==> flow/design.v <==
module subtractor_16bits(
    input [15:0] a,
    input [15:0] b,
    input bin,
    output [15:0] diff,
    output bout
);
    assign {bout, diff} = a - b - bin;
endmodule
module adder_16bits(
    input [15:0] a,
    input [15:0] b,
    input cin,
    output [15:0] sum,
    output cout
);
    assign {cout, sum} = a + b + cin;
endmodule
module multiplier_16bits(
    input [15:0] a,
    input [15:0] b,
    output [31:0] product
);
    assign product = a * b;
endmodule
module divider_16bits(
    input [15:0] dividend,
    input [15:0] divisor,
    output [15:0] quotient,
    output [15:0] remainder
);
    assign quotient = dividend / divisor;
    assign remainder = dividend % divisor;
endmodule
module dff_16bit (
    input      [15:0] d,
    input             clk,
    input             rstn,
    input             en,
    output reg [15:0] q
);
    always @(posedge clk) begin
        if (!rstn)
            q <= 16'b0;
        else if (en)
            q <= d;
    end
endmodule
module unified_computing_system (
    input      [15:0] d_a,           
    input      [15:0] d_b,           
    input      [1:0]  op_code,       
    input             clk,
    input             rstn,
    input             en_a,           
    input             en_b,           
    input             en_result,      
    input             cin,            
    input             bin,            
    output reg [31:0] result,         
    output reg [15:0] remainder,      
    output reg        cout,           
    output reg        bout,           
    output reg        overflow_flag,  
    output reg        error_flag      
);
    wire [15:0] q_a;            
    wire [15:0] q_b;            
    wire [15:0] sum_result;
    wire        sum_cout;
    wire [15:0] diff_result;
    wire        diff_bout;
    wire [31:0] product_result;
    wire [15:0] quotient_result;
    wire [15:0] remainder_result;
    reg [31:0] temp_result;
    reg [15:0] temp_remainder;
    reg        temp_cout;
    reg        temp_bout;
    reg        temp_overflow;
    reg        temp_error;
    dff_16bit register_a_inst (
        .d   (d_a),
        .clk (clk),
        .rstn(rstn),
        .en  (en_a),
        .q   (q_a)
    );
    dff_16bit register_b_inst (
        .d   (d_b),
        .clk (clk),
        .rstn(rstn),
        .en  (en_b),
        .q   (q_b)
    );
    adder_16bits adder_inst (
        .a   (q_a),
        .b   (q_b),
        .cin (cin),
        .sum (sum_result),
        .cout(sum_cout)
    );
    subtractor_16bits subtractor_inst (
        .a    (q_a),
        .b    (q_b),
        .bin  (bin),
        .diff (diff_result),
        .bout (diff_bout)
    );
    multiplier_16bits multiplier_inst (
        .a      (q_a),
        .b      (q_b),
        .product(product_result)
    );
    divider_16bits divider_inst (
        .dividend (q_a),
        .divisor  (q_b),
        .quotient (quotient_result),
        .remainder(remainder_result)
    );
    always @(*) begin
        temp_result = 32'b0;
        temp_remainder = 16'b0;
        temp_cout = 1'b0;
        temp_bout = 1'b0;
        temp_overflow = 1'b0;
        temp_error = 1'b0;
        case(op_code)
            2'b00: begin  
                temp_result = {16'b0, sum_result};
                temp_cout = sum_cout;
                if ((q_a[15] == q_b[15]) && (sum_result[15] != q_a[15])) begin
                    temp_overflow = 1'b1;
                end
            end
            2'b01: begin  
                temp_result = {16'b0, diff_result};
                temp_bout = diff_bout;
                if ((q_a[15] != q_b[15]) && (diff_result[15] != q_a[15])) begin
                    temp_overflow = 1'b1;
                end
            end
            2'b10: begin  
                temp_result = product_result;
                if (product_result[31:16] != 16'b0 && 
                    product_result[31:16] != 16'hFFFF) begin
                    temp_overflow = 1'b1;
                end
            end
            2'b11: begin  
                if (q_b == 16'b0) begin  
                    temp_result = 32'b0;
                    temp_error = 1'b1;
                end else begin
                    temp_result = {16'b0, quotient_result};  
                    temp_remainder = remainder_result;
                end
            end
            default: begin
            end
        endcase
    end
    always @(posedge clk) begin
        if (!rstn) begin
            result <= 32'b0;
            remainder <= 16'b0;
            cout <= 1'b0;
            bout <= 1'b0;
            overflow_flag <= 1'b0;
            error_flag <= 1'b0;
        end
        else if (en_result) begin
            result <= temp_result;
            remainder <= temp_remainder;
            cout <= temp_cout;
            bout <= temp_bout;
            overflow_flag <= temp_overflow;
            error_flag <= temp_error;
        end
    end
endmodule
# Tool chain data of unified_computing_system
# The steps from the RTL of unified_computing_system to its reports follow in flow order.
# Lines are those of the file above, counted from 1.
# Operators: Yosys type, input widths -> output width; for muxes data width and select width s.
# Library cell names are shortened.
inputs:
  design: "unified_computing_system"
  clock_port: "clk"
  library: "sky130hd"
  pvt_corner: "tt_025C_1v80"

# After elaboration
# Source: Yosys, flattened and elaborated, memories not mapped. Widths are those after wreduce. Registers that Yosys merges into a memory's read port (data or address) are not register bits. Print and check cells do not count. Equal cells are merged and count once.
op_classes:
  n_addsub: 4
  n_mul: 1
  n_div: 2
  equal: 8
  muxes: 12
  reduce_and_logical: 9
op_table:
  columns: ["op", "count"]
  rows:
  - ["$mul 16x16->32", 1]
  - ["$div 16x16->16", 1]
  - ["$mod 16x16->16", 1]
  - ["$pmux 32 s4", 1]
  - ["$pmux 16 s2", 1]
  - ["$mux 16", 2]
  - ["$add 16x16->17", 1]
  - ["$sub 16x16->17", 1]
  - ["$add 17x1->17", 1]
  - ["$sub 17x1->17", 1]
  - ["$ne 16x16->1 const B", 1]
  - ["$logic_not 16->1", 1]
  - ["$reduce_bool 16->1", 1]
  - ["$reduce_or 3->1", 3]
  - ["$pmux 1 s2", 3]
  - ["$eq 2x2->1 const B", 2]
  - ["$pmux 1 s4", 1]
  - ["$mux 1", 4]
  - ["$ne 1x1->1", 3]
  - ["$logic_and 1x1->1", 3]
  - ["$eq 2x1->1 const B", 1]
  - ["$logic_not 2->1", 1]
  - ["$eq 1x1->1", 1]
word_totals:
  reg_bits: 84
  in_bits: 41
  out_inout_bits: 52
  wordCells: 44

# Logic depth
# Yosys ltp: most cells in a row. Word level: on the elaborated netlist, between registers, memories and ports. Mapped: between sequential cells and ports; inverters and the memories' decode and read muxes count.
logic_depth:
  ltp_word: 6
  abc_area: 0
  ltp_mapped: 142
  mapped_depth_nobuf: 131

# After synthesis
# Yosys stat after the flow's synthesis: flattened, memories mapped to cells. It holds for the ABC_AREA given above (unset counts as 0); a run with the other value may have another netlist.
types:
  columns: ["cell", "count", "type_area_um2"]
  rows:
  - ["fa_1", 199, 3.98E+03]
  - ["ha_1", 290, 3628.48]
  - ["dfxtp_1", 84, 1.68E+03]
  - ["inv_1", 321, 1.2E+03]
  - ["nand2_1", 288, 1.08E+03]
  - ["nor2_1", 226, 848.314]
  - ["xnor2_1", 75, 656.88]
  - ["a21oi_1", 116, 580.557]
  - ["o21ai_0", 102, 510.49]
  - ["o21a_1", 67, 502.982]
  - ["nor2b_1", 70, 437.92]
  - ["mux2i_1", 43, 430.413]
  - ["xor2_1", 43, 376.611]
  - ["a21o_1", 49, 367.853]
  - ["nor3_1", 71, 355.341]
  - ["clkbuf_1", 92, 345.331]
  - ["mux2_2", 19, 213.955]
  - ["nand3_1", 35, 175.168]
# Not listed: further types 65, cells in them 379.
synth_totals:
  stdcells: 2569
  synth_area_mm2: 0.0202982
  seq_area_mm2: 0.0016816
  ffs: 84
  buffers: 98
# The figures by module come from a second, unflattened synthesis with its own total; it is not the netlist above.
unflattened:
  hier_cells: 2751
  hier_area_mm2: 0.0222501
# Each row is one instance without its submodules.
by_module:
  columns: ["mod", "instances", "n_cells", "area_mm2", "seq_area_mm2"]
  rows:
  - ["multiplier_16bits", 1, 999, 0.0085845, 0]
  - ["divider_16bits", 1, 1120, 0.0078388, 0]
  - ["unified_computing_system", 1, 262, 0.0026238, 0.001041]
  - ["dff_16bit", 2, 51, 0.0006156, 0.0003203]
  - ["subtractor_16bits", 1, 174, 0.0012249, 0]
  - ["adder_16bits", 1, 94, 0.000747, 0]

# Worst setup path after synthesis
# Source: OpenSTA report_checks on the synthesized netlist (no wires, ideal clock, input and output delay 20% of the period each), path of least setup slack; recovery checks are left aside. Register names are those of the netlist, which keeps one name where synthesis merged equal registers.
synth_path:
  kind: "flip-flop to flip-flop"
  startpoint: "register register_b_inst.q[13]"
  endpoint: "register remainder[12]"
  tclk_ns: 26.0
  setup_ns: 0.122
  launch_ns: 0.000
  t_arrival_ns: 28.061
  required_ns: 25.878
  slack_ns: -2.183
  path_delay_ns: 28.183
  path_stages: 133
  path_buffers: 10
  period_less_setup_slack_ns: 28.183
# "path_delay_ns" = arrival - input delay + setup time.
# "path_stages": output pins that drive a net of the path, with the launching flip-flop's if there is one; two outputs of one cell count as two.
# "period_less_setup_slack_ns" is the clock period less the worst setup slack; recovery checks do not enter. This is arithmetic on one report: input and output delays are still those of the set period (20% each).
# Between the ends stands the longest chain of elaborated cells between them, by number of cells; it is not shown to be the way that was timed. Of several equally long chains one is given.
# Each line given opens the expression or statement behind the cell; cells for indexed reads and writes are added by Yosys, which also makes memories of some case tables.
synth_between:
  path_cell_list: "dfxtp_1 -> buf_6 -> or3_1 -> nor2_1 -> and2_1 -> and3_1 -> a21oi_1 -> a21oi_1 -> ha_1 -> o21a_1 -> o21ai_0 -> or3_1 -> mux2_2 -> inv_1 -> ha_1 -> o21a_1 -> o21a_1 -> o211ai_1 -> (+97 left out) -> a31oi_1 -> nor2b_1 -> o21ai_0 -> clkbuf_1 -> o21ai_0 -> fa_1 -> a21o_1 -> a21oi_1 -> o21bai_1 -> a211oi_1 -> o21bai_1 -> a21o_1 -> a21o_1 -> nor4_1 -> o41a_1 -> buf_1 -> nor3_1 -> a221o_1"
  elab_chain_cells: 3
  cells_between: 4
  lines_between: 3
  cone_classes: "1 x div; 2 x mux; 1 x reduce/logical"
synth_lines:
  columns: ["item", "line", "source"]
  rows:
  - ["start, declared", 40, "output reg [15:0] q"]
  - ["start, assigned", 44, "q <= 16'b0;"]
  - ["start, assigned", 46, "q <= d;"]
  - ["$mod 16x16->16", 33, "assign remainder = dividend % divisor;"]
  - ["$mux 16", 151, "if (q_b == 16'b0) begin"]
  - ["$pmux 16 s2", 128, "case(op_code)"]
  - ["end, assigned", 166, "remainder <= 16'b0;"]
  - ["end, assigned", 174, "remainder <= temp_remainder;"]
  - ["end, declared", 61, "output reg [15:0] remainder,"]

# Timing after layout
# From the final timing report of record 2: the path of least setup slack in the routed layout; clock arrival at registers is part of the times.
layout_path:
  kind: "flip-flop to flip-flop"
  startpoint: "register register_b_inst.q[10]"
  endpoint: "register remainder[11]"
  tclk_ns: 45.5
  setup_ns: 0.08
  launch_ns: 0.42
  t_arrival_ns: 34.62
  required_ns: 45.82
  slack_ns: 11.20
  path_stages: 127
  path_buffers: 2
# Between the ends stands the longest chain of elaborated cells between them, by number of cells; it is not shown to be the way that was timed. Of several equally long chains one is given.
layout_between:
  path_cell_list: "dfxtp_1 -> or3_1 -> nor2_1 -> and2_1 -> and3_1 -> a21oi_1 -> a21oi_1 -> ha_1 -> o21a_1 -> o21ai_0 -> or3_1 -> mux2_2 -> inv_1 -> ha_1 -> o21a_1 -> o21a_1 -> o211ai_1 -> mux2_2 -> (+91 left out) -> a41o_1 -> a31oi_1 -> nor2b_1 -> o21ai_0 -> o21ai_0 -> fa_1 -> a21o_1 -> a21oi_1 -> o21bai_1 -> a211oi_1 -> o21bai_1 -> a21o_1 -> a21o_1 -> nor4_1 -> o41a_1 -> and2_1 -> nand2_1 -> o221ai_1"
  elab_chain_cells: 3
  cells_between: 4
  lines_between: 3
  cone_classes: "1 x div; 2 x mux; 1 x reduce/logical"
layout_lines:
  columns: ["item", "line", "source"]
  rows:
  - ["start, declared", 40, "output reg [15:0] q"]
  - ["start, assigned", 44, "q <= 16'b0;"]
  - ["start, assigned", 46, "q <= d;"]
  - ["$mod 16x16->16", 33, "assign remainder = dividend % divisor;"]
  - ["$mux 16", 151, "if (q_b == 16'b0) begin"]
  - ["$pmux 16 s2", 128, "case(op_code)"]
  - ["end, assigned", 166, "remainder <= 16'b0;"]
  - ["end, assigned", 174, "remainder <= temp_remainder;"]
  - ["end, declared", 61, "output reg [15:0] remainder,"]

Appendix: measured runs

Record of 4 stored runs of the RTL-to-layout flow on unified_computing_system, platform sky130hd. The runs are unordered. Constraints: input delay and output delay 20% of the set period each, output load 0.01 pF.
"achievedPeriod_ns" means the clock period less the worst setup slack. The figure is calculated, with input and output delays left at 20% of the set period.
By "worst_path_ns" is meant the share of the clock period that the worst setup path is allowed (20% is reserved at inputs, 20% at outputs), minus its slack. Clock arrival times at its registers enter into it.

--- record 1 ---
==> flow/run.sh <==
#!/bin/bash
# the make line also repeats the synthesis and layout settings of config.mk as NAME=value (left out here)
make -C /OpenROAD-flow-scripts/flow DESIGN_CONFIG=/design/flow/config.mk WORK_HOME=/design/flow/orfs CLKGATE_MAP_FILE= finish
==> flow/config.mk <==
export PLATFORM = sky130hd
export DESIGN_NAME = unified_computing_system
export DESIGN_NICKNAME = unified_computing_system
export VERILOG_FILES = /design/flow/design.v
export SDC_FILE = /design/flow/constraint.sdc
export NUM_CORES = 4
export LEC_CHECK = 0
export CAP_MARGIN = 25
export CELL_PAD_IN_SITES_GLOBAL_PLACEMENT = 3
export CORE_MARGIN = 2
export CORE_UTILIZATION = 48
export GPL_TIMING_DRIVEN = 1
export MIN_ROUTING_LAYER = met2
export PLACE_DENSITY = 0.59
export SETUP_SLACK_MARGIN = 5.0
export SLEW_MARGIN = 30
==> flow/constraint.sdc <==
create_clock -name core_clock -period 38.1 [get_ports {clk}]
set_input_delay 7.6200 -clock core_clock [delete_from_list [all_inputs] [get_ports {clk}]]
set_output_delay 7.6200 -clock core_clock [all_outputs]
set_load 0.01 [all_outputs]

==> results, as YAML <==
outcome: "no final report: placement broke off with GPL-0301"

--- record 2 ---
==> flow/run.sh <==
#!/bin/bash
# the make line also repeats the synthesis and layout settings of config.mk as NAME=value (left out here)
make -C /OpenROAD-flow-scripts/flow DESIGN_CONFIG=/design/flow/config.mk WORK_HOME=/design/flow/orfs CLKGATE_MAP_FILE= finish
==> flow/config.mk <==
export PLATFORM = sky130hd
export DESIGN_NAME = unified_computing_system
export DESIGN_NICKNAME = unified_computing_system
export VERILOG_FILES = /design/flow/design.v
export SDC_FILE = /design/flow/constraint.sdc
export NUM_CORES = 4
export LEC_CHECK = 0
export CAP_MARGIN = 20
export CELL_PAD_IN_SITES_DETAIL_PLACEMENT = 2
export CELL_PAD_IN_SITES_GLOBAL_PLACEMENT = 2
export CORE_MARGIN = 2
export CORE_UTILIZATION = 25
export GPL_ROUTABILITY_DRIVEN = 0
export HOLD_SLACK_MARGIN = 0.27
export MAX_ROUTING_LAYER = met4
export MIN_ROUTING_LAYER = met2
export PLACE_DENSITY = 0.81
export SLEW_MARGIN = 40
==> flow/constraint.sdc <==
create_clock -name core_clock -period 45.5 [get_ports {clk}]
set_input_delay 9.1000 -clock core_clock [delete_from_list [all_inputs] [get_ports {clk}]]
set_output_delay 9.1000 -clock core_clock [all_outputs]
set_load 0.01 [all_outputs]

==> results, as YAML <==
results:
  synthesis_area_mm2: 0.0202982
  achievedPeriod_ns: 34.297
  worst_setup_slack_ns: 11.203
  final_die_area_mm2: 0.0834892
  worst_path_ns: 34.30
  path_kind: "flip-flop to flip-flop"
  finalCellArea_mm2: 0.0229645

--- record 3 ---
==> flow/run.sh <==
#!/bin/bash
# the make line also repeats the synthesis and layout settings of config.mk as NAME=value (left out here)
make -C /OpenROAD-flow-scripts/flow DESIGN_CONFIG=/design/flow/config.mk WORK_HOME=/design/flow/orfs CLKGATE_MAP_FILE= finish
==> flow/config.mk <==
export PLATFORM = sky130hd
export DESIGN_NAME = unified_computing_system
export DESIGN_NICKNAME = unified_computing_system
export VERILOG_FILES = /design/flow/design.v
export SDC_FILE = /design/flow/constraint.sdc
export NUM_CORES = 4
export LEC_CHECK = 0
export CAP_MARGIN = 5
export CELL_PAD_IN_SITES_DETAIL_PLACEMENT = 1
export CELL_PAD_IN_SITES_GLOBAL_PLACEMENT = 2
export CORE_MARGIN = 2
export CORE_UTILIZATION = 25
export GPL_ROUTABILITY_DRIVEN = 0
export HOLD_SLACK_MARGIN = 0.27
export MAX_ROUTING_LAYER = met4
export MIN_ROUTING_LAYER = met1
export PLACE_DENSITY = 0.81
export SETUP_SLACK_MARGIN = 4.0
export SLEW_MARGIN = 40
==> flow/constraint.sdc <==
create_clock -name core_clock -period 20.9 [get_ports {clk}]
set_input_delay 4.1800 -clock core_clock [delete_from_list [all_inputs] [get_ports {clk}]]
set_output_delay 4.1800 -clock core_clock [all_outputs]
set_load 0.01 [all_outputs]

==> results, as YAML <==
results:
  worst_setup_slack_ns: -4.878
  achievedPeriod_ns: 25.778
  finalCellArea_mm2: 0.0290579
  worst_path_ns: 25.78
  path_kind: "flip-flop to flip-flop"
  final_die_area_mm2: 0.0834892
  synthesis_area_mm2: 0.0202982

--- record 4 ---
==> flow/run.sh <==
#!/bin/bash
# the make line also repeats the synthesis and layout settings of config.mk as NAME=value (left out here)
make -C /OpenROAD-flow-scripts/flow DESIGN_CONFIG=/design/flow/config.mk WORK_HOME=/design/flow/orfs CLKGATE_MAP_FILE= finish
==> flow/config.mk <==
export PLATFORM = sky130hd
export DESIGN_NAME = unified_computing_system
export DESIGN_NICKNAME = unified_computing_system
export VERILOG_FILES = /design/flow/design.v
export SDC_FILE = /design/flow/constraint.sdc
export NUM_CORES = 4
export LEC_CHECK = 0
export CAP_MARGIN = 40
export CELL_PAD_IN_SITES_DETAIL_PLACEMENT = 1
export CELL_PAD_IN_SITES_GLOBAL_PLACEMENT = 2
export CORE_MARGIN = 2
export CORE_UTILIZATION = 25
export GPL_ROUTABILITY_DRIVEN = 0
export HOLD_SLACK_MARGIN = 0.27
export MAX_ROUTING_LAYER = met4
export MIN_ROUTING_LAYER = met2
export PLACE_DENSITY = 0.81
export SLEW_MARGIN = 40
==> flow/constraint.sdc <==
create_clock -name core_clock -period 20.9 [get_ports {clk}]
set_input_delay 4.1800 -clock core_clock [delete_from_list [all_inputs] [get_ports {clk}]]
set_output_delay 4.1800 -clock core_clock [all_outputs]
set_load 0.01 [all_outputs]

==> results, as YAML <==
results:
  final_die_area_mm2: 0.0834892
  worst_path_ns: 26.14
  path_kind: "flip-flop to flip-flop"
  synthesis_area_mm2: 0.0202982
  worst_setup_slack_ns: -5.241
  achievedPeriod_ns: 26.141
  finalCellArea_mm2: 0.0290416
